==> flow/design.v <==
module debounce (
  clk,
  reset_n,
  data_in,
  data_out
);
  parameter WIDTH = 32;            
  parameter POLARITY = "HIGH";     
  parameter TIMEOUT = 50000;       
  parameter TIMEOUT_WIDTH = 16;    
  input wire clk;
  input wire reset_n;
  input wire [WIDTH-1:0] data_in;
  output wire [WIDTH-1:0] data_out;
  reg [TIMEOUT_WIDTH-1:0] counter [0:WIDTH-1];
  wire counter_reset [0:WIDTH-1];
  wire counter_enable [0:WIDTH-1];
  genvar i;
  generate for (i = 0; i < WIDTH; i = i+1)
  begin:  debounce_counter_loop
    always @ (posedge clk or negedge reset_n)
    begin
      if (reset_n == 0)
      begin
        counter[i] <= 0;
      end
      else
      begin
        if (counter_reset[i] == 1)   
        begin
          counter[i] <= 0;
        end
        else if (counter_enable[i] == 1)
        begin
          counter[i] <= counter[i] + 1'b1;
        end
      end
    end
    if (POLARITY == "HIGH")
    begin
      assign counter_reset[i] = (data_in[i] == 0);
      assign counter_enable[i] = (data_in[i] == 1) & (counter[i] < TIMEOUT);
      assign data_out[i] = (counter[i] == TIMEOUT) ? 1'b1 : 1'b0;
    end
    else
    begin
      assign counter_reset[i] = (data_in[i] == 1);
      assign counter_enable[i] = (data_in[i] == 0) & (counter[i] < TIMEOUT);
      assign data_out[i] = (counter[i] == TIMEOUT) ? 1'b0 : 1'b1;    
    end
  end  
  endgenerate
endmodule
Reports on debounce --
What the tools print for debounce, step after step. Lines are those of the file above, counted from 1. The mark -- stands for no value.
Set-up: top debounce, clock port clk, standard-cell library sky130hd, library corner tt_025C_1v80

After elaboration --
Counts by Yosys on the flattened word-level netlist (proc, flatten, opt, wreduce). Print and check cells are left out. Cells with the same type and inputs are merged into one.
Storage and ports: bits of input ports 34, bits in registers 512, output and inout bits 32
Operators by class: multiplexer cells 96, equal/unequal tests 64, bitwise logic cells 32, $lt $le $gt $ge 32, add/subtract/negate cells 32
Operators with widths (number):
- 16-bit 2-to-1 mux | 64
- 16-bit by 1-bit adder with 16-bit output with constant B | 32
- 16-bit < comparator with constant B | 32
- 16-bit equality test with constant B | 32
- 2-bit by 1-bit != test with 1-bit output with constant B | 32
- 1-bit bitwise AND | 32
- 1-bit 2-to-1 mux | 32

Logic depth --
Yosys ltp: most cells in a row. Word level: on the elaborated netlist, between registers, memories and ports. Mapped: between sequential cells and ports; inverters and the memories' decode and read muxes count.
Logic depth: word-level depth 4, ABC_AREA 0, gate-level depth with buffers 7

Synthesis result --
Yosys stat after the flow's synthesis: flattened, memories mapped to cells. It holds for the ABC_AREA given above (unset counts as 0); a run with the other value may have another netlist. Totals and module areas in this step are rounded.
Mapped netlist: cells in the netlist 3097, sequential area 12800 µm², synthesis area 29000 µm², flip-flops 512
Cells by type:
- sky130_fd_sc_hd__dfrtp_1 | number 512, area in all 1.28E+04 µm²
- sky130_fd_sc_hd__and2_1 | number 337, area in all 2.11E+03 µm²
- sky130_fd_sc_hd__xor2_1 | number 207, area in all 1.81E+03 µm²
- sky130_fd_sc_hd__xnor2_1 | number 132, area in all 1.16E+03 µm²
- sky130_fd_sc_hd__nand3_1 | number 211, area in all 1.06E+03 µm²
- sky130_fd_sc_hd__nand2_1 | number 270, area in all 1.01E+03 µm²
- sky130_fd_sc_hd__ha_1 | number 64, area in all 800.768 µm²
- sky130_fd_sc_hd__nor3_1 | number 150, area in all 750.72 µm²
- sky130_fd_sc_hd__nand4_1 | number 96, area in all 600.576 µm²
- sky130_fd_sc_hd__nor4_1 | number 91, area in all 569.296 µm²
- sky130_fd_sc_hd__a21boi_0 | number 75, area in all 563.04 µm²
- sky130_fd_sc_hd__mux2i_1 | number 55, area in all 550.528 µm²
- sky130_fd_sc_hd__inv_1 | number 127, area in all 476.707 µm²
- sky130_fd_sc_hd__o21ai_0 | number 85, area in all 425.408 µm²
- sky130_fd_sc_hd__a21oi_1 | number 77, area in all 385.37 µm²
- sky130_fd_sc_hd__and3_1 | number 60, area in all 375.36 µm²
- sky130_fd_sc_hd__and4_1 | number 40, area in all 350.336 µm²
- sky130_fd_sc_hd__nand2b_1 | number 51, area in all 319.056 µm²
Other cell types: 40; their cells: 457.

Timing after synthesis --
OpenSTA on the mapped netlist: ideal clock, no wires. The path of least setup slack (recovery checks aside). Input and output delay are each 20% of the period. Register names are those of the netlist, which keeps one name where synthesis merged equal registers.
Timing post-synthesis: path type register to output, from register counter[29][12], to output data_out[29], clock period 5.0 ns, launch time at the first pin 0.000 ns, slack 2.208 ns, path delay 1.792 ns, data required time 4.000 ns, driving pins on the path 4, arrival time 1.792 ns, period reached after synthesis 2.792 ns
"path delay" = arrival - input delay + setup time. At an output port there is no setup time. "driving pins on the path" counts driving pins, that of a launching flip-flop among them; a cell with two outputs on the path counts twice. "period reached after synthesis" = period - worst setup slack (recovery checks aside). The figure is calculated, with input and output delays left at 20% of the set period. Between the ends stands the longest chain of elaborated cells between them, by number of cells; it is not shown to be the way that was timed. Of several equally long chains one is given. Each line given opens the expression or statement behind the cell; cells for indexed reads and writes are added by Yosys, which also makes memories of some case tables. A register here has more assigning lines than the two given.
On the way, post-synthesis: cell sequence sky130_fd_sc_hd__dfrtp_1 > sky130_fd_sc_hd__or4_1 > sky130_fd_sc_hd__or4b_2 > sky130_fd_sc_hd__nor3_1, cells in the longest elaborated chain 2
Ends and longest elaborated chain, post-synthesis:
- from (decl) | RTL line 15 | reg [TIMEOUT_WIDTH-1:0] counter [0:WIDTH-1];
- from (assign) | RTL line 25 | counter[i] <= 0;
- from (assign) | RTL line 35 | counter[i] <= counter[i] + 1'b1;
- 16-bit equality test | RTL line 43 | assign data_out[i] = (counter[i] == TIMEOUT) ? 1'b1 : 1'b0;
- 1-bit 2-to-1 mux | RTL line 43
- to (decl) | RTL line 14 | output wire [WIDTH-1:0] data_out;

Path in the finished layout --
From the final timing report of flow run 1: the path of least setup slack in the routed layout; clock arrival at registers is part of the times.
Timing post-layout: path type register to output, from register counter[29][12], to output data_out[29], driving pins on the path 5, data required time 3.19 ns, slack 0.24 ns, clock period 3.99 ns, arrival time 2.95 ns, launch time at the first pin 0.59 ns
Between the ends stands the longest chain of elaborated cells between them, by number of cells; it is not shown to be the way that was timed. Of several equally long chains one is given. A register here has more assigning lines than the two given.
On the way, post-layout: cell sequence sky130_fd_sc_hd__dfrtp_1 > sky130_fd_sc_hd__or4_1 > sky130_fd_sc_hd__or4b_2 > sky130_fd_sc_hd__nor3_1 > sky130_fd_sc_hd__clkdlybuf4s50_1, cells in the longest elaborated chain 2
Ends and longest elaborated chain, post-layout:
- from (decl) | RTL line 15 | reg [TIMEOUT_WIDTH-1:0] counter [0:WIDTH-1];
- from (assign) | RTL line 25 | counter[i] <= 0;
- from (assign) | RTL line 35 | counter[i] <= counter[i] + 1'b1;
- 16-bit equality test | RTL line 43 | assign data_out[i] = (counter[i] == TIMEOUT) ? 1'b1 : 1'b0;
- 1-bit 2-to-1 mux | RTL line 43
- to (decl) | RTL line 14 | output wire [WIDTH-1:0] data_out;

==> results <==
Below are 3 stored runs of the flow (Yosys, OpenROAD; platform sky130hd) on debounce, each with its settings and what was measured, unordered. Constraints: input delay and output delay 20% of the set period each, output load 0.01 pF.
By "period achieved" is meant the clock period of the run minus its worst setup slack. This is arithmetic on one report: input and output delays are still those of the set period (20% each).
By "allowed time less slack (worst setup path)" is meant the share of the clock period that the worst setup path is allowed (20% is reserved at inputs, 20% at outputs), minus its slack. Clock arrival times at its registers enter into it.
"total design power" rests on the timing tool's default activity at the inputs, not on a simulated workload.
Results are given in rounded form.

* Flow run 1 | settings: CORE_UTILIZATION 50; period_ns 3.99; CAP_MARGIN 20; CORE_MARGIN 2; SLEW_MARGIN 20 | results: Yosys chip area after synthesis 29000 µm²; utilization 56.6%; die outline area 59900 µm²; total design power 11800 uW; worst setup slack after layout 0.238 ns; allowed time less slack (worst setup path) 2.95 ns; critical path kind register to output; period achieved 3.752 ns; setup total negative slack 0.000 ns; standard-cell area after routing 32500 µm²
* Flow run 2 | settings: CAP_MARGIN 40; CORE_UTILIZATION 18; CTS_CLUSTER_DIAMETER 47; CTS_CLUSTER_SIZE 83; GPL_TIMING_DRIVEN 0; HOLD_SLACK_MARGIN -0.1; MIN_ROUTING_LAYER met1; PLACE_DENSITY_LB_ADDON 0.04; period_ns 3.22; CORE_MARGIN 2; SLEW_MARGIN 20 | results: Yosys chip area after synthesis 29000 µm²; utilization 23.6%; die outline area 164000 µm²; total design power 21800 uW; worst setup slack after layout 0.047 ns; allowed time less slack (worst setup path) 2.53 ns; critical path kind register to output; period achieved 3.173 ns; setup total negative slack 0.000 ns; standard-cell area after routing 37800 µm²
* Flow run 3 | settings: ABC_AREA 0; CELL_PAD_IN_SITES_DETAIL_PLACEMENT 0; CORE_ASPECT_RATIO 0.92; CORE_MARGIN 7; CORE_UTILIZATION 59; CTS_CLUSTER_DIAMETER 192; CTS_CLUSTER_SIZE 49; GPL_ROUTABILITY_DRIVEN 0; MAX_ROUTING_LAYER met4; SETUP_SLACK_MARGIN -0.08; SLEW_MARGIN 25; TNS_END_PERCENT 65; period_ns 4.73; CAP_MARGIN 20 | results: Yosys chip area after synthesis 29000 µm²; utilization 63.5%; die outline area 55500 µm²; total design power 6810 uW; worst setup slack after layout 0.888 ns; allowed time less slack (worst setup path) 2.90 ns; critical path kind register to output; period achieved 3.842 ns; setup total negative slack 0.000 ns; standard-cell area after routing 30600 µm²
